==> flow/design.v <==
module fullAdder(sum,cout,a,b,cin);
output sum,cout;
input a,b,cin;
wire m,n,o;
xor(m,a,b);
and(n,a,b);
xor(sum,m,cin);
and(o,m,cin);
or(cout,o,n);
endmodule 
module mux2to1(out, sel, in1 ,in2);
output out;
input sel,in1,in2;
wire a,b,c;
not(a,sel);
nand(b,in1,a);
nand(c,sel,in2);
nand(out,b,c);
endmodule
module carryLookAheadAdder4bit(sum, cout, a, b, c0);
output [3:0] sum;
output cout;
input [3:0] a,b;
input c0;
wire p0,p1,p2,p3,p0not,p1not,p2not,p3not;
wire g0,g1,g2,g3,g0not,g1not,g2not,g3not;
wire c1,c2,c3,c0not;
not(c0not,c0);
nand(g0not,a[0],b[0]);
not(g0,g0not);
xnor(p0not,a[0],b[0]);
not(p0,p0not);
nand(g1not,a[1],b[1]);
not(g1,g1not);
xnor(p1not,a[1],b[1]);
not(p1,p1not);
nand(g2not,a[2],b[2]);
not(g2,g2not);
xnor(p2not,a[2],b[2]);
not(p2,p2not);
nand(g3not,a[3],b[3]);
not(g3,g3not);
xnor(p3not,a[3],b[3]);
not(p3,p3not);
cy1 carry1(.c1(c1),.p0(p0),.c0(c0),.g0not(g0not));
cy2 carry2(.c2(c2),.p0(p0),.p1(p1),.c0not(c0not),.g0(g0),.g1not(g1not));
cy3 carry3(.c3(c3),.p1(p1),.p2(p2),.p0not(p0not),.c0(c0),.g0not(g0not),.g1(g1),.g2not(g2not));
cy4 carry4(.c4(cout),.p2(p2),.p3(p3),.p1(p1),.p0(p0),.c0not(c0not),.g0(g0),.g1(g1),.g2(g2),.g3(g3));
xor(sum[0],p0,c0);
xor(sum[1],p1,c1);
xor(sum[2],p2,c2);
xor(sum[3],p3,c3);
endmodule 
module cy1(c1,p0,c0,g0not);
output c1;
input p0,c0,g0not;
wire a;
nand(a,p0,c0);
nand(c1,a,g0not);
endmodule
module cy2(c2,p0,p1,c0not,g0,g1not);
output c2;
input p0,p1,c0not,g0,g1not;
wire a,b,c,d;
nand(a,p0,p1);
nor(c,a,c0not);
nand(b,p1,g0);
nand(d,b,g1not);
or(c2,c,d);
endmodule
module cy3(c3,p1,p2,p0not,c0,g0not,g1,g2not);
output c3;
input p1,p2,p0not,c0,g0not,g1,g2not;
wire a,b,c,e,f,g,h;
nand(a,p1,p2);
or(g,a,g0not);
nand(b,p2,g1);
nor(c,a,p0not);
nand(e,b,g2not);
nand(f,c,c0);
nand(h,f,g);
or(c3,h,e);
endmodule 
module cy4(c4,p2,p3,p1,p0,c0not,g0,g1,g2,g3);
output c4;
input p2,p3,p1,p0,c0not,g0,g1,g2,g3;
wire a,b,c,d,e,f,g,h,i,j,k,l,m;
and(a,p3,g2);
and(b,p3,p2);
nand(c,p3,p2);
nand(d,p1,g0);
nand(e,p3,p2);
nand(f,p1,p0);
nor(g,g3,a);
nand(h,b,g1);
or(i,c,d);
or(j,e,f);
and(k,h,i);
or(l,j,c0not);
and(m,k,l);
nand(c4,g,m);
endmodule 
module carrySlelectAdder4bit (sum, cout, a, b, cin);
output [3:0] sum;
output cout;
input [3:0] a,b;
input cin;
wire [3:0] sum_0, sum_1;
wire cout_0, cout_1;
carryLookAheadAdder4bit cla0(sum_0[3:0], cout_0, a, b, 1'b0);
carryLookAheadAdder4bit cla1(sum_1[3:0], cout_1, a, b, 1'b1);
mux2to1 m0(sum[0], cin, sum_0[0], sum_1[0]);
mux2to1 m1(sum[1], cin, sum_0[1], sum_1[1]);
mux2to1 m2(sum[2], cin, sum_0[2], sum_1[2]);
mux2to1 m3(sum[3], cin, sum_0[3], sum_1[3]);
mux2to1 m4(cout, cin, cout_0, cout_1);
endmodule
module carrySelectAdder28bit(sum, in1, in2);
output [27:0] sum;
input wire [26:0] in1; 
input wire [27:0] in2;
wire [27:0] in1_padded;
assign in1_padded[26:0] = in1;
assign in1_padded[27] = in1[26];
wire c0,c1,c2,c3,c4,c5,c6,cout;
carrySlelectAdder4bit cla0(sum[3:0], c0, in1_padded[3:0], in2[3:0], 1'b0);
carrySlelectAdder4bit cla1(sum[7:4], c1, in1_padded[7:4], in2[7:4], c0);
carrySlelectAdder4bit cla2(sum[11:8], c2, in1_padded[11:8], in2[11:8], c1);
carrySlelectAdder4bit cla3(sum[15:12], c3, in1_padded[15:12], in2[15:12], c2);
carrySlelectAdder4bit cla4(sum[19:16], c4, in1_padded[19:16], in2[19:16], c3);
carrySlelectAdder4bit cla5(sum[23:20], c5, in1_padded[23:20], in2[23:20], c4);
carrySlelectAdder4bit cla6(sum[27:24], c6, in1_padded[27:24], in2[27:24], c5);
endmodule
module carrySelectAdder32bit(sum, in1, in2);
output [31:0] sum;
input [31:0] in1, in2;
wire c0,c1,c2,c3,c4,c5,c6,cout;
carrySlelectAdder4bit cla0(sum[3:0], c0, in1[3:0], in2[3:0], 1'b0);
carrySlelectAdder4bit cla1(sum[7:4], c1, in1[7:4], in2[7:4], c0);
carrySlelectAdder4bit cla2(sum[11:8], c2, in1[11:8], in2[11:8], c1);
carrySlelectAdder4bit cla3(sum[15:12], c3, in1[15:12], in2[15:12], c2);
carrySlelectAdder4bit cla4(sum[19:16], c4, in1[19:16], in2[19:16], c3);
carrySlelectAdder4bit cla5(sum[23:20], c5, in1[23:20], in2[23:20], c4);
carrySlelectAdder4bit cla6(sum[27:24], c6, in1[27:24], in2[27:24], c5);
carrySlelectAdder4bit cla7(sum[31:28], cout, in1[31:28], in2[31:28], c6);
endmodule
module carrySelectAdder40bit(sum, in1, in2);
output [39:0] sum;
input [39:0] in1, in2;
wire c0,c1,c2,c3,c4,c5,c6,c7,c8,cout;
carrySlelectAdder4bit cla0(sum[3:0], c0, in1[3:0], in2[3:0], 1'b0);
carrySlelectAdder4bit cla1(sum[7:4], c1, in1[7:4], in2[7:4], c0);
carrySlelectAdder4bit cla2(sum[11:8], c2, in1[11:8], in2[11:8], c1);
carrySlelectAdder4bit cla3(sum[15:12], c3, in1[15:12], in2[15:12], c2);
carrySlelectAdder4bit cla4(sum[19:16], c4, in1[19:16], in2[19:16], c3);
carrySlelectAdder4bit cla5(sum[23:20], c5, in1[23:20], in2[23:20], c4);
carrySlelectAdder4bit cla6(sum[27:24], c6, in1[27:24], in2[27:24], c5);
carrySlelectAdder4bit cla7(sum[31:28], c7, in1[31:28], in2[31:28], c6);
carrySlelectAdder4bit cla8(sum[35:32], c8, in1[35:32], in2[35:32], c7);
carrySlelectAdder4bit cla9(sum[39:36], cout, in1[39:36], in2[39:36], c8);
endmodule
module carrySaveAdder32bit(sum,carry,in1,in2,in3);
output [31:0] sum, carry;
input [31:0] in1, in2, in3;
wire garbage;
assign carry[0] = 1'b0;
fullAdder f0(.sum(sum[0]),.cout(carry[1]),.a(in1[0]),.b(in2[0]),.cin(in3[0]));
fullAdder f1(.sum(sum[1]),.cout(carry[2]),.a(in1[1]),.b(in2[1]),.cin(in3[1]));
fullAdder f2(.sum(sum[2]),.cout(carry[3]),.a(in1[2]),.b(in2[2]),.cin(in3[2]));
fullAdder f3(.sum(sum[3]),.cout(carry[4]),.a(in1[3]),.b(in2[3]),.cin(in3[3]));
fullAdder f4(.sum(sum[4]),.cout(carry[5]),.a(in1[4]),.b(in2[4]),.cin(in3[4]));
fullAdder f5(.sum(sum[5]),.cout(carry[6]),.a(in1[5]),.b(in2[5]),.cin(in3[5]));
fullAdder f6(.sum(sum[6]),.cout(carry[7]),.a(in1[6]),.b(in2[6]),.cin(in3[6]));
fullAdder f7(.sum(sum[7]),.cout(carry[8]),.a(in1[7]),.b(in2[7]),.cin(in3[7]));
fullAdder f8(.sum(sum[8]),.cout(carry[9]),.a(in1[8]),.b(in2[8]),.cin(in3[8]));
fullAdder f9(.sum(sum[9]),.cout(carry[10]),.a(in1[9]),.b(in2[9]),.cin(in3[9]));
fullAdder f10(.sum(sum[10]),.cout(carry[11]),.a(in1[10]),.b(in2[10]),.cin(in3[10]));
fullAdder f11(.sum(sum[11]),.cout(carry[12]),.a(in1[11]),.b(in2[11]),.cin(in3[11]));
fullAdder f12(.sum(sum[12]),.cout(carry[13]),.a(in1[12]),.b(in2[12]),.cin(in3[12]));
fullAdder f13(.sum(sum[13]),.cout(carry[14]),.a(in1[13]),.b(in2[13]),.cin(in3[13]));
fullAdder f14(.sum(sum[14]),.cout(carry[15]),.a(in1[14]),.b(in2[14]),.cin(in3[14]));
fullAdder f15(.sum(sum[15]),.cout(carry[16]),.a(in1[15]),.b(in2[15]),.cin(in3[15]));
fullAdder f16(.sum(sum[16]),.cout(carry[17]),.a(in1[16]),.b(in2[16]),.cin(in3[16]));
fullAdder f17(.sum(sum[17]),.cout(carry[18]),.a(in1[17]),.b(in2[17]),.cin(in3[17]));
fullAdder f18(.sum(sum[18]),.cout(carry[19]),.a(in1[18]),.b(in2[18]),.cin(in3[18]));
fullAdder f19(.sum(sum[19]),.cout(carry[20]),.a(in1[19]),.b(in2[19]),.cin(in3[19]));
fullAdder f20(.sum(sum[20]),.cout(carry[21]),.a(in1[20]),.b(in2[20]),.cin(in3[20]));
fullAdder f21(.sum(sum[21]),.cout(carry[22]),.a(in1[21]),.b(in2[21]),.cin(in3[21]));
fullAdder f22(.sum(sum[22]),.cout(carry[23]),.a(in1[22]),.b(in2[22]),.cin(in3[22]));
fullAdder f23(.sum(sum[23]),.cout(carry[24]),.a(in1[23]),.b(in2[23]),.cin(in3[23]));
fullAdder f24(.sum(sum[24]),.cout(carry[25]),.a(in1[24]),.b(in2[24]),.cin(in3[24]));
fullAdder f25(.sum(sum[25]),.cout(carry[26]),.a(in1[25]),.b(in2[25]),.cin(in3[25]));
fullAdder f26(.sum(sum[26]),.cout(carry[27]),.a(in1[26]),.b(in2[26]),.cin(in3[26]));
fullAdder f27(.sum(sum[27]),.cout(carry[28]),.a(in1[27]),.b(in2[27]),.cin(in3[27]));
fullAdder f28(.sum(sum[28]),.cout(carry[29]),.a(in1[28]),.b(in2[28]),.cin(in3[28]));
fullAdder f29(.sum(sum[29]),.cout(carry[30]),.a(in1[29]),.b(in2[29]),.cin(in3[29]));
fullAdder f30(.sum(sum[30]),.cout(carry[31]),.a(in1[30]),.b(in2[30]),.cin(in3[30]));
fullAdder f31(.sum(sum[31]),.cout(garbage),.a(in1[31]),.b(in2[31]),.cin(in3[31]));
endmodule 
module boothEncoderDecoder(PPIJ, BIP1, BI, BIM1, AJ, AJM1);
output PPIJ;
input BIP1, BI, BIM1, AJ, AJM1;
wire a,b,c,d,e,f,g,h,i;
xor(a,BI,BIM1);
xor(b,BIP1,BI);
xor(c,BIP1,AJM1);
xor(d,BI,BIM1);
xor(e,BIP1,AJ);
nand(f,b,c);
nand(g,d,e);
nor(h,a,f);
not(i,h);
nand(PPIJ,i,g);
endmodule  
module partialProductGenerator(PP, neg, MD, MRIP1, MRI, MRIM1);
output [17:0] PP;
output neg;
input [15:0] MD;
input MRIP1, MRI, MRIM1;
boothEncoderDecoder PP0(PP[0], MRIP1, MRI, MRIM1, MD[0], 1'b0);
boothEncoderDecoder PP1(PP[1], MRIP1, MRI, MRIM1, MD[1], MD[0]);
boothEncoderDecoder PP2(PP[2], MRIP1, MRI, MRIM1, MD[2], MD[1]);
boothEncoderDecoder PP3(PP[3], MRIP1, MRI, MRIM1, MD[3], MD[2]);
boothEncoderDecoder PP4(PP[4], MRIP1, MRI, MRIM1, MD[4], MD[3]);
boothEncoderDecoder PP5(PP[5], MRIP1, MRI, MRIM1, MD[5], MD[4]);
boothEncoderDecoder PP6(PP[6], MRIP1, MRI, MRIM1, MD[6], MD[5]);
boothEncoderDecoder PP7(PP[7], MRIP1, MRI, MRIM1, MD[7], MD[6]);
boothEncoderDecoder PP8(PP[8], MRIP1, MRI, MRIM1, MD[8], MD[7]);
boothEncoderDecoder PP9(PP[9], MRIP1, MRI, MRIM1, MD[9], MD[8]);
boothEncoderDecoder PP10(PP[10], MRIP1, MRI, MRIM1, MD[10], MD[9]);
boothEncoderDecoder PP11(PP[11], MRIP1, MRI, MRIM1, MD[11], MD[10]);
boothEncoderDecoder PP12(PP[12], MRIP1, MRI, MRIM1, MD[12], MD[11]);
boothEncoderDecoder PP13(PP[13], MRIP1, MRI, MRIM1, MD[13], MD[12]);
boothEncoderDecoder PP14(PP[14], MRIP1, MRI, MRIM1, MD[14], MD[13]);
boothEncoderDecoder PP15(PP[15], MRIP1, MRI, MRIM1, MD[15], MD[14]);
boothEncoderDecoder PP16(PP[16], MRIP1, MRI, MRIM1, MD[15], MD[15]);
boothEncoderDecoder PP17(PP[17], MRIP1, MRI, MRIM1, MD[15], MD[15]);
getNegBit n0(neg,MD[15],PP[17],MRIP1, MRI, MRIM1);
endmodule
module getNegBit(neg,MD_MSB, PP_MSB,MRIP1, MRI, MRIM1);
output neg;
input MRIP1, MRI, MRIM1, MD_MSB, PP_MSB;
wire all_1, all_0, a,b,c,d,e,f;
nand(a,MRIP1,MRI);
not(b,MRIM1);
nor(all_1,a,b);
nor(c,MRIP1,MRI);
not(d,MRIM1);
and(all_0,c,d);
nor(e,all_0,all_1);
xor(f,PP_MSB,MD_MSB);
and(neg,e,f);
endmodule
module generatePartialProducts(PP0,PP1,PP2,PP3,PP4,PP5,PP6,PP7,PP8,neg,MD,MR);
output [17:0] PP0,PP1,PP2,PP3,PP4,PP5,PP6,PP7,PP8;
output [7:0] neg;
input [15:0] MD, MR;
wire not_used;
partialProductGenerator P0(PP0, neg[0], MD, MR[1], MR[0], 1'b0);
partialProductGenerator P1(PP1, neg[1], MD, MR[3], MR[2], MR[1]);
partialProductGenerator P2(PP2, neg[2], MD, MR[5], MR[4], MR[3]);
partialProductGenerator P3(PP3, neg[3], MD, MR[7], MR[6], MR[5]);
partialProductGenerator P4(PP4, neg[4], MD, MR[9], MR[8], MR[7]);
partialProductGenerator P5(PP5, neg[5], MD, MR[11], MR[10], MR[9]);
partialProductGenerator P6(PP6, neg[6], MD, MR[13], MR[12], MR[11]);
partialProductGenerator P7(PP7, neg[7], MD, MR[15], MR[14], MR[13]);
partialProductGenerator P8(PP8, not_used, MD, MR[15] ,MR[15], MR[15]);
endmodule
module mac_16bit(out_rounded,md,mr,clk,rst);
output reg [26:0] out_rounded;
input [15:0] md,mr;               
input clk,rst;
reg [15:0] MD,MR;
reg [39:0] acc;
wire [39:0] mult_out;
wire [17:0] PP0,PP1,PP2,PP3,PP4,PP5,PP6,PP7,PP8;
reg [31:0] PP0_reg,PP1_reg,PP2_reg,PP3_reg,PP4_reg,PP5_reg,PP6_reg,PP7_reg,PP8_reg;
wire [31:0] PP0_FULL,PP1_FULL,PP2_FULL,PP3_FULL,PP4_FULL,PP5_FULL,PP6_FULL,PP7_FULL,PP8_FULL;
wire [7:0] neg;
wire [31:0] sum0,carry0,sum1,carry1,sum2,carry2,sum3,carry3,sum4,carry4,sum5,carry5,sum6,carry6;
wire [39:0] new_acc;
reg [2:0] setup_count;
reg setup_completed;
reg [8:0] count;
generatePartialProducts PP(.PP0(PP0),.PP1(PP1),.PP2(PP2),.PP3(PP3),.PP4(PP4),.PP5(PP5),.PP6(PP6),.PP7(PP7),.PP8(PP8),.neg(neg),.MD(MD),.MR(MR));
genvar i;
assign PP0_FULL[16:0] = PP0;
for(i=31; i>16; i=i-1) begin
  assign PP0_FULL[i] = PP0_FULL[16];
end
assign PP1_FULL[18:2] = PP1;
for(i=31; i>18; i=i-1) begin
  assign PP1_FULL[i] = PP1_FULL[18];
end
assign PP1_FULL[1] = 1'b0;
assign PP1_FULL[0] = neg[0];
assign PP2_FULL[20:4] = PP2;
for(i=31; i>20; i=i-1) begin
  assign PP2_FULL[i] = PP2_FULL[20];
end
assign PP2_FULL[3] = 1'b0;
assign PP2_FULL[2] = neg[1];
for(i=0; i<2; i=i+1) begin
  assign PP2_FULL[i] = 1'b0;
end
assign PP3_FULL[22:6] = PP3;
for(i=31; i>22; i=i-1) begin
  assign PP3_FULL[i] = PP3_FULL[22];
end
assign PP3_FULL[5] = 1'b0;
assign PP3_FULL[4] = neg[2];
for(i=0; i<4; i=i+1) begin
  assign PP3_FULL[i] = 1'b0;
end
assign PP4_FULL[24:8] = PP4;
for(i=31; i>24; i=i-1) begin
  assign PP4_FULL[i] = PP4_FULL[24];
end
assign PP4_FULL[7] = 1'b0;
assign PP4_FULL[6] = neg[3];
for(i=0; i<6; i=i+1) begin
  assign PP4_FULL[i] = 1'b0;
end
assign PP5_FULL[26:10] = PP5;
for(i=31; i>26; i=i-1) begin
  assign PP5_FULL[i] = PP5_FULL[26];
end
assign PP5_FULL[9] = 1'b0;
assign PP5_FULL[8] = neg[4];
for(i=0; i<8; i=i+1) begin
  assign PP5_FULL[i] = 1'b0;
end
assign PP6_FULL[28:12] = PP6;
for(i=31; i>28; i=i-1) begin
  assign PP6_FULL[i] = PP6_FULL[28];
end
assign PP6_FULL[11] = 1'b0;
assign PP6_FULL[10] = neg[5];
for(i=0; i<10; i=i+1) begin
  assign PP6_FULL[i] = 1'b0;
end
assign PP7_FULL[30:14] = PP7;
assign PP7_FULL[31] = PP7_FULL[30];
assign PP7_FULL[13] = 1'b0;
assign PP7_FULL[12] = neg[6];
for(i=0; i<12; i=i+1) begin
  assign PP7_FULL[i] = 1'b0;
end
assign PP8_FULL[31:16] = PP8[15:0];
assign PP8_FULL[15] = 1'b0;
assign PP8_FULL[14] = neg[7];
for(i=0; i<14; i=i+1) begin
  assign PP8_FULL[i] = 1'b0;
end
carrySaveAdder32bit csa0(.sum(sum0),.carry(carry0),.in1(PP0_reg),.in2(PP1_reg),.in3(PP2_reg));
carrySaveAdder32bit csa1(.sum(sum1),.carry(carry1),.in1(PP3_reg),.in2(PP4_reg),.in3(PP5_reg));
carrySaveAdder32bit csa2(.sum(sum2),.carry(carry2),.in1(PP6_reg),.in2(PP7_reg),.in3(PP8_reg));
carrySaveAdder32bit csa3(.sum(sum3),.carry(carry3),.in1(sum0),.in2(carry0),.in3(sum1));
carrySaveAdder32bit csa4(.sum(sum4),.carry(carry4),.in1(carry1),.in2(sum2),.in3(carry2));
carrySaveAdder32bit csa5(.sum(sum5),.carry(carry5),.in1(sum3),.in2(carry3),.in3(sum4));
carrySaveAdder32bit csa6(.sum(sum6),.carry(carry6),.in1(sum5),.in2(carry5),.in3(carry4));
carrySelectAdder32bit cla0(.sum(mult_out[31:0]), .in1(sum6), .in2(carry6));
for(i=32; i<40; i=i+1) begin
  assign mult_out[i] = mult_out[31];
end
carrySelectAdder40bit cla1(.sum(new_acc), .in1(mult_out), .in2(acc));
wire a,b,c,d,e,f,g,h,j,k,l,m,OR;
wire up_down_select;
nor(a,acc[1],acc[0]);
nor(b,acc[3],acc[2]);
nor(c,acc[5],acc[4]);
nor(d,acc[7],acc[6]);
nor(e,acc[9],acc[8]);
nor(f,acc[11],acc[10]);
and(g,a,b);
and(h,c,d);
and(m,e,f);
and(j,h,m);
nand(OR,g,j);
nand(k,acc[12],acc[13]);
nand(l,acc[12],OR);
nand(up_down_select,k,l);
wire [27:0] out_up;
wire [26:0] out_rounded_wire;
carrySelectAdder28bit add0(out_up, acc[39:13], 28'b0000000000000000000000000001);
mux2to1 m0(out_rounded_wire[0], up_down_select, acc[13], out_up[0]);
mux2to1 m1(out_rounded_wire[1], up_down_select, acc[14], out_up[1]);
mux2to1 m2(out_rounded_wire[2], up_down_select, acc[15], out_up[2]);
mux2to1 m3(out_rounded_wire[3], up_down_select, acc[16], out_up[3]);
mux2to1 m4(out_rounded_wire[4], up_down_select, acc[17], out_up[4]);
mux2to1 m5(out_rounded_wire[5], up_down_select, acc[18], out_up[5]);
mux2to1 m6(out_rounded_wire[6], up_down_select, acc[19], out_up[6]);
mux2to1 m7(out_rounded_wire[7], up_down_select, acc[20], out_up[7]);
mux2to1 m8(out_rounded_wire[8], up_down_select, acc[21], out_up[8]);
mux2to1 m9(out_rounded_wire[9], up_down_select, acc[22], out_up[9]);
mux2to1 m10(out_rounded_wire[10], up_down_select, acc[23], out_up[10]);
mux2to1 m11(out_rounded_wire[11], up_down_select, acc[24], out_up[11]);
mux2to1 m12(out_rounded_wire[12], up_down_select, acc[25], out_up[12]);
mux2to1 m13(out_rounded_wire[13], up_down_select, acc[26], out_up[13]);
mux2to1 m14(out_rounded_wire[14], up_down_select, acc[27], out_up[14]);
mux2to1 m15(out_rounded_wire[15], up_down_select, acc[28], out_up[15]);
mux2to1 m16(out_rounded_wire[16], up_down_select, acc[29], out_up[16]);
mux2to1 m17(out_rounded_wire[17], up_down_select, acc[30], out_up[17]);
mux2to1 m18(out_rounded_wire[18], up_down_select, acc[31], out_up[18]);
mux2to1 m19(out_rounded_wire[19], up_down_select, acc[32], out_up[19]);
mux2to1 m20(out_rounded_wire[20], up_down_select, acc[33], out_up[20]);
mux2to1 m21(out_rounded_wire[21], up_down_select, acc[34], out_up[21]);
mux2to1 m22(out_rounded_wire[22], up_down_select, acc[35], out_up[22]);
mux2to1 m23(out_rounded_wire[23], up_down_select, acc[36], out_up[23]);
mux2to1 m24(out_rounded_wire[24], up_down_select, acc[37], out_up[24]);
mux2to1 m25(out_rounded_wire[25], up_down_select, acc[38], out_up[25]);
mux2to1 m26(out_rounded_wire[26], up_down_select, acc[39], out_up[26]);
always @ (posedge clk)
begin
if(setup_count == 3 && !setup_completed && rst)
begin
setup_completed <= 1;
MD <= md;
MR <= mr;
PP0_reg <= PP0_FULL;
PP1_reg <= PP1_FULL;
PP2_reg <= PP2_FULL;
PP3_reg <= PP3_FULL;
PP4_reg <= PP4_FULL;
PP5_reg <= PP5_FULL;
PP6_reg <= PP6_FULL;
PP7_reg <= PP7_FULL;
PP8_reg <= PP8_FULL;
acc <= new_acc;
out_rounded <= out_rounded_wire;
count <= 1;
end
else if(!setup_completed && rst)
begin
MD <= md;
MR <= mr;
PP0_reg <= PP0_FULL;
PP1_reg <= PP1_FULL;
PP2_reg <= PP2_FULL;
PP3_reg <= PP3_FULL;
PP4_reg <= PP4_FULL;
PP5_reg <= PP5_FULL;
PP6_reg <= PP6_FULL;
PP7_reg <= PP7_FULL;
PP8_reg <= PP8_FULL;
acc <= new_acc;
out_rounded <= out_rounded_wire;
setup_count <= setup_count + 1;
end
if(count != 0 && rst)
begin
MD <= md;
MR <= mr;
PP0_reg <= PP0_FULL;
PP1_reg <= PP1_FULL;
PP2_reg <= PP2_FULL;
PP3_reg <= PP3_FULL;
PP4_reg <= PP4_FULL;
PP5_reg <= PP5_FULL;
PP6_reg <= PP6_FULL;
PP7_reg <= PP7_FULL;
PP8_reg <= PP8_FULL;
acc <= new_acc;
count <= count + 1;
out_rounded <= out_rounded_wire;
end
if(!rst)
begin
acc <= 0;
MD <= 0;
MR <= 0;
out_rounded <= 0;
setup_count <= 0;
setup_completed <= 0;
count <= 0;
PP0_reg <= 0;
PP1_reg <= 0;
PP2_reg <= 0;
PP3_reg <= 0;
PP4_reg <= 0;
PP5_reg <= 0;
PP6_reg <= 0;
PP7_reg <= 0;
PP8_reg <= 0;
end
if(count == 256)
begin
acc <= 0;
out_rounded <= 0;
setup_count <= 1;
setup_completed <= 0;
count <= 0;
PP0_reg <= 0;
PP1_reg <= 0;
PP2_reg <= 0;
PP3_reg <= 0;
PP4_reg <= 0;
PP5_reg <= 0;
PP6_reg <= 0;
PP7_reg <= 0;
PP8_reg <= 0;
end
end
endmodule
# ---- Reports on mac_16bit
# What the tools print for mac_16bit, step after step.
# Line numbers count from 1 in the design file above.
# Library cell names are shortened.
# A cell with n/a has no value.
dict set report inputs {
  top {mac_16bit}
  clock {clk}
  cell_library {sky130hd}
  pvt_corner {tt_025C_1v80}
}

# ---- After elaboration
# Source: Yosys, flattened and elaborated, memories not mapped. Widths are those after wreduce. Registers that Yosys merges into a memory's read port (data or address) are not register bits. Print and check cells do not count. Equal cells are merged and count once.
dict set report op_classes {
  addsub 2
  div 0
  shift 0
  n_cmp 0
  mux 44
  reduce_logical 11
  bitwise 3701
  multipliers 0
  n_eq 4
}
# op count
set ops {}
lappend ops {{bitwise AND 1 bit} 1441}
lappend ops {{NOT 1 bit} 1136}
lappend ops {{2-to-1 mux 32 bit} 27}
lappend ops {{bitwise XOR 1 bit} 675}
lappend ops {{bitwise OR 1 bit} 449}
lappend ops {{2-to-1 mux 40 bit} 3}
lappend ops {{2-to-1 mux 16 bit} 6}
lappend ops {{2-to-1 mux 27 bit} 3}
lappend ops {{2-to-1 mux 9 bit} 2}
lappend ops {{adder 9 x 1 -> 9 bit (second input constant)} 1}
lappend ops {{== test 9 bit (second input constant)} 1}
lappend ops {{nonzero test 9 bit} 1}
lappend ops {{logical AND 1 bit} 4}
lappend ops {{AND reduction 2 bit} 2}
lappend ops {{adder 3 x 1 -> 3 bit (second input constant)} 1}
lappend ops {{== test 3 x 2 -> 1 bit (second input constant)} 1}
lappend ops {{nonzero test 3 bit} 1}
lappend ops {{2-to-1 mux 1 bit} 3}
lappend ops {{inequality test 2 x 1 -> 1 bit (second input constant)} 1}
lappend ops {{inequality test 2 bit (second input constant)} 1}
lappend ops {{nonzero test 2 bit} 1}
lappend ops {{OR reduction 2 bit} 1}
lappend ops {{zero test 1 bit} 1}
dict set report word_totals {
  latch_bits 0
  mem_count 0
  mem_bits_ro 0
  out_inout_bits 27
  ramBits 0
  regBits 336
  clocked_rd_ports_x_width 0
  word_cells 3779
}

# ---- Depth
# Longest topological path by Yosys (ltp), each cell counted once; first at word level (registers and memories cut), then after technology mapping (sequential cells cut; the memories' decode and read muxes count).
dict set report depth {
  depth_word 66
  ABC_AREA 1
  depth_mapped 37
  ltp_nobuf 37
}

# ---- Mapped cells and area
# Yosys stat after the flow's synthesis: flattened, memories mapped to cells. It holds for the ABC_AREA given above (unset counts as 0); a run with the other value may have another netlist.
# The area totals of this step are shown rounded.
# cell_type count area_total_um2
set types {}
lappend types {dfxtp_1 256 5.12E+03}
lappend types {fa_1 134 2.68E+03}
lappend types {ha_1 171 2.14E+03}
lappend types {inv_1 398 1.49E+03}
lappend types {xnor2_1 156 1366.31}
lappend types {o21ai_0 233 1.17E+03}
lappend types {nor2_1 309 1.16E+03}
lappend types {o22ai_1 111 694.416}
lappend types {nand2_1 175 656.88}
lappend types {a21oi_1 130 650.624}
lappend types {xor2_1 61 534.262}
lappend types {buf_2 54 270.259}
lappend types {nand3_1 52 260.25}
lappend types {o211ai_1 31 232.723}
lappend types {clkbuf_1 60 225.216}
lappend types {nand3_2 17 170.163}
lappend types {o21bai_1 20 150.144}
lappend types {a211oi_1 15 112.608}
# Not listed: further types 35, cells in them 116.
dict set report synth_totals {
  area_um2 19900
  flip_flops 256
  cell_count 2499
  n_buf 126
}

# ---- Path before layout
# OpenSTA on the mapped netlist: ideal clock, no wires. The path of least setup slack (recovery checks aside). Input and output delay are each 20% of the period. Register names are those of the netlist, which keeps one name where synthesis merged equal registers.
dict set report synth_path {
  kind {flip-flop to flip-flop}
  from {reg PP0_reg[30]}
  to {reg acc[39]}
  clock_period_ns 6.9
  setup_slack_ns 0.868
  setup_ns 0.109
  driving_pins 27
  required_time_ns 6.791
  arrival_ns 5.924
  delay_ns 6.033
  t_first_pin_ns 0.000
  path_buffers 0
  period_less_setup_slack_ns 6.032
}
# "delay_ns" is the arrival time less input delay plus setup time.
# "driving_pins" counts driving pins, that of a launching flip-flop among them; a cell with two outputs on the path counts twice.
# "period_less_setup_slack_ns" = period - worst setup slack (recovery checks aside). The figure is calculated, with input and output delays left at 20% of the set period.
# The rows between start and end are the longest chain of elaborated cells between them; the timing report does not say that the signal goes this way. Where chains are equally long, one stands for them.
# Each line given opens the expression or statement behind the cell; cells for indexed reads and writes are added by Yosys, which also makes memories of some case tables.
# A register here has more assigning lines than the two given.
dict set report synth_via {
  path_cell_list {dfxtp_1 -> inv_1 -> fa_1 -> inv_1 -> fa_1 -> inv_1 -> fa_1 -> fa_1 -> inv_1 -> ha_1 -> a21oi_1 -> nand2_1 -> a31oi_1 -> xnor2_1 -> nand2_2 -> nand2_2 -> inv_1 -> ha_1 -> a21o_1 -> nor2_1 -> nand3_2 -> nand3_4 -> nand2_4 -> nand2_1 -> nand3_1 -> nand2_1 -> inv_1}
  elab_chain_cells 43
  cone_cells 151
}
# element line
set synth_lines {}
lappend synth_lines {{from (decl)} 277} ;# reg [31:0] PP0_reg,PP1_reg,PP2_reg,PP3_reg,PP4_reg,PP5_reg,PP6_reg,PP7_reg,PP8_reg;
lappend synth_lines {{from (assign)} 420} ;# PP0_reg <= PP0_FULL;
lappend synth_lines {{from (assign)} 437} ;# PP0_reg <= PP0_FULL;
lappend synth_lines {{bitwise XOR 1 bit} 5} ;# xor(m,a,b);
lappend synth_lines {{bitwise XOR 1 bit} 7} ;# xor(sum,m,cin);
lappend synth_lines {{bitwise XOR 1 bit} 5}
lappend synth_lines {{bitwise XOR 1 bit} 7}
lappend synth_lines {{bitwise XOR 1 bit} 5}
lappend synth_lines {{bitwise XOR 1 bit} 7}
lappend synth_lines {{bitwise XOR 1 bit} 5}
lappend synth_lines {{[29 not listed]} n/a}
lappend synth_lines {{bitwise AND 1 bit} 17} ;# nand(c,sel,in2);
lappend synth_lines {{NOT 1 bit} 17}
lappend synth_lines {{bitwise AND 1 bit} 18} ;# nand(out,b,c);
lappend synth_lines {{NOT 1 bit} 18}
lappend synth_lines {{2-to-1 mux 40 bit} 433} ;# else if(!setup_completed && rst)
lappend synth_lines {{2-to-1 mux 40 bit} 415} ;# if(setup_count == 3 && !setup_completed && rst)
lappend synth_lines {{2-to-1 mux 40 bit} 450} ;# if(count != 0 && rst)
lappend synth_lines {{to (assign)} 446} ;# acc <= new_acc;
lappend synth_lines {{to (assign)} 463} ;# acc <= new_acc;
lappend synth_lines {{to (decl)} 274} ;# reg [39:0] acc;

# ---- Timing after layout
# From the final timing report of flow run D: the path of least setup slack in the routed layout; clock arrival at registers is part of the times.
dict set report layout_path {
  kind {flip-flop to flip-flop}
  from {reg PP0_reg[30]}
  to {reg acc[39]}
  path_buffers 1
  setup_slack_ns 0.63
  driving_pins 30
  setup_ns 0.09
  required_time_ns 8.18
  arrival_ns 7.55
  t_first_pin_ns 0.56
  clock_period_ns 7.72
}
# The rows between start and end are the longest chain of elaborated cells between them; the timing report does not say that the signal goes this way. Where chains are equally long, one stands for them.
# A register here has more assigning lines than the two given.
dict set report layout_via {
  path_cell_list {dfxtp_1 -> inv_1 -> fa_1 -> buf_4 -> fa_1 -> fa_1 -> inv_1 -> fa_1 -> ha_1 -> ha_1 -> nor2_1 -> nor2_1 -> nor2_1 -> nand3_1 -> nand3_2 -> nand2_2 -> o21ai_0 -> inv_1 -> ha_1 -> ha_1 -> nor2_1 -> nor2_1 -> nor2_1 -> nand3_2 -> nand3_4 -> nand2_4 -> nand2_1 -> nand3_1 -> nand2_1 -> inv_1}
  elab_chain_cells 43
  cone_cells 151
}
# element line
set layout_lines {}
lappend layout_lines {{from (decl)} 277} ;# reg [31:0] PP0_reg,PP1_reg,PP2_reg,PP3_reg,PP4_reg,PP5_reg,PP6_reg,PP7_reg,PP8_reg;
lappend layout_lines {{from (assign)} 420} ;# PP0_reg <= PP0_FULL;
lappend layout_lines {{from (assign)} 437} ;# PP0_reg <= PP0_FULL;
lappend layout_lines {{bitwise XOR 1 bit} 5} ;# xor(m,a,b);
lappend layout_lines {{bitwise XOR 1 bit} 7} ;# xor(sum,m,cin);
lappend layout_lines {{bitwise XOR 1 bit} 5}
lappend layout_lines {{bitwise XOR 1 bit} 7}
lappend layout_lines {{bitwise XOR 1 bit} 5}
lappend layout_lines {{bitwise XOR 1 bit} 7}
lappend layout_lines {{bitwise XOR 1 bit} 5}
lappend layout_lines {{[29 not listed]} n/a}
lappend layout_lines {{bitwise AND 1 bit} 17} ;# nand(c,sel,in2);
lappend layout_lines {{NOT 1 bit} 17}
lappend layout_lines {{bitwise AND 1 bit} 18} ;# nand(out,b,c);
lappend layout_lines {{NOT 1 bit} 18}
lappend layout_lines {{2-to-1 mux 40 bit} 433} ;# else if(!setup_completed && rst)
lappend layout_lines {{2-to-1 mux 40 bit} 415} ;# if(setup_count == 3 && !setup_completed && rst)
lappend layout_lines {{2-to-1 mux 40 bit} 450} ;# if(count != 0 && rst)
lappend layout_lines {{to (assign)} 446} ;# acc <= new_acc;
lappend layout_lines {{to (assign)} 463} ;# acc <= new_acc;
lappend layout_lines {{to (decl)} 274} ;# reg [39:0] acc;

# Flow measurements of mac_16bit on sky130hd: 4 stored runs with different settings, listed in no order. Input and output delays are each 20% of the period that was set; the output load is 0.01 pF.
# "worst_path_time_ns": the worst setup path's part of the clock period (all of it between registers, 20% less for each end at a port) less its slack. A launch clock that arrives late makes it longer, a capture clock that arrives late makes it shorter.
# The results are shown rounded.
run="flow run A" settings ABC_AREA=0 CAP_MARGIN=25 CELL_PAD_IN_SITES_DETAIL_PLACEMENT=2 CORE_ASPECT_RATIO=1.19 CORE_UTILIZATION=32 CTS_CLUSTER_SIZE=57 GPL_ROUTABILITY_DRIVEN=0 GPL_TIMING_DRIVEN=0 MIN_ROUTING_LAYER="met2" SLEW_MARGIN=25 period_ns=8.42 CORE_MARGIN=2
run="flow run A" outcome="incomplete, routing halted on GRT-0232"
run="flow run B" settings ABC_AREA=1 CAP_MARGIN=35 CELL_PAD_IN_SITES_DETAIL_PLACEMENT=0 CELL_PAD_IN_SITES_GLOBAL_PLACEMENT=3 CORE_UTILIZATION=70 CTS_CLUSTER_SIZE=45 GPL_ROUTABILITY_DRIVEN=0 PLACE_DENSITY=0.73 SETUP_SLACK_MARGIN=-0.54 period_ns=10.0 CORE_MARGIN=2 SLEW_MARGIN=20
run="flow run B" outcome="incomplete, placement halted on GPL-0301"
run="flow run C" settings ABC_AREA=1 CAP_MARGIN=0 CELL_PAD_IN_SITES_DETAIL_PLACEMENT=2 CELL_PAD_IN_SITES_GLOBAL_PLACEMENT=1 CORE_ASPECT_RATIO=0.74 CORE_MARGIN=7 CORE_UTILIZATION=51 CTS_CLUSTER_DIAMETER=84 CTS_CLUSTER_SIZE=19 GPL_ROUTABILITY_DRIVEN=0 HOLD_SLACK_MARGIN=0.08 MAX_ROUTING_LAYER="met4" MIN_ROUTING_LAYER="met2" PLACE_DENSITY_LB_ADDON=0.01 SLEW_MARGIN=25 TNS_END_PERCENT=5 period_ns=8.54
run="flow run C" outcome="incomplete, placement halted on DPL-0033"
run="flow run D" settings ABC_AREA=1 CELL_PAD_IN_SITES_DETAIL_PLACEMENT=2 CELL_PAD_IN_SITES_GLOBAL_PLACEMENT=1 CORE_ASPECT_RATIO=0.74 CORE_MARGIN=7 CORE_UTILIZATION=40 CTS_CLUSTER_DIAMETER=84 CTS_CLUSTER_SIZE=19 GPL_ROUTABILITY_DRIVEN=0 MAX_ROUTING_LAYER="met4" MIN_ROUTING_LAYER="met2" PLACE_DENSITY_LB_ADDON=0.01 SLEW_MARGIN=25 TNS_END_PERCENT=70 period_ns=7.72 CAP_MARGIN=20
run="flow run D" results total_negative_slack_ns=0.000 fin_util_pct=43.9 holdWs_ns=0.475 stdcell_area_um2=21700 die_footprint_um2=56400 worst_path_time_ns=7.09 worst_setup_path_type="flip-flop to flip-flop" setup_worst_slack_ns=0.630 yosys.chip_area_um2=19900
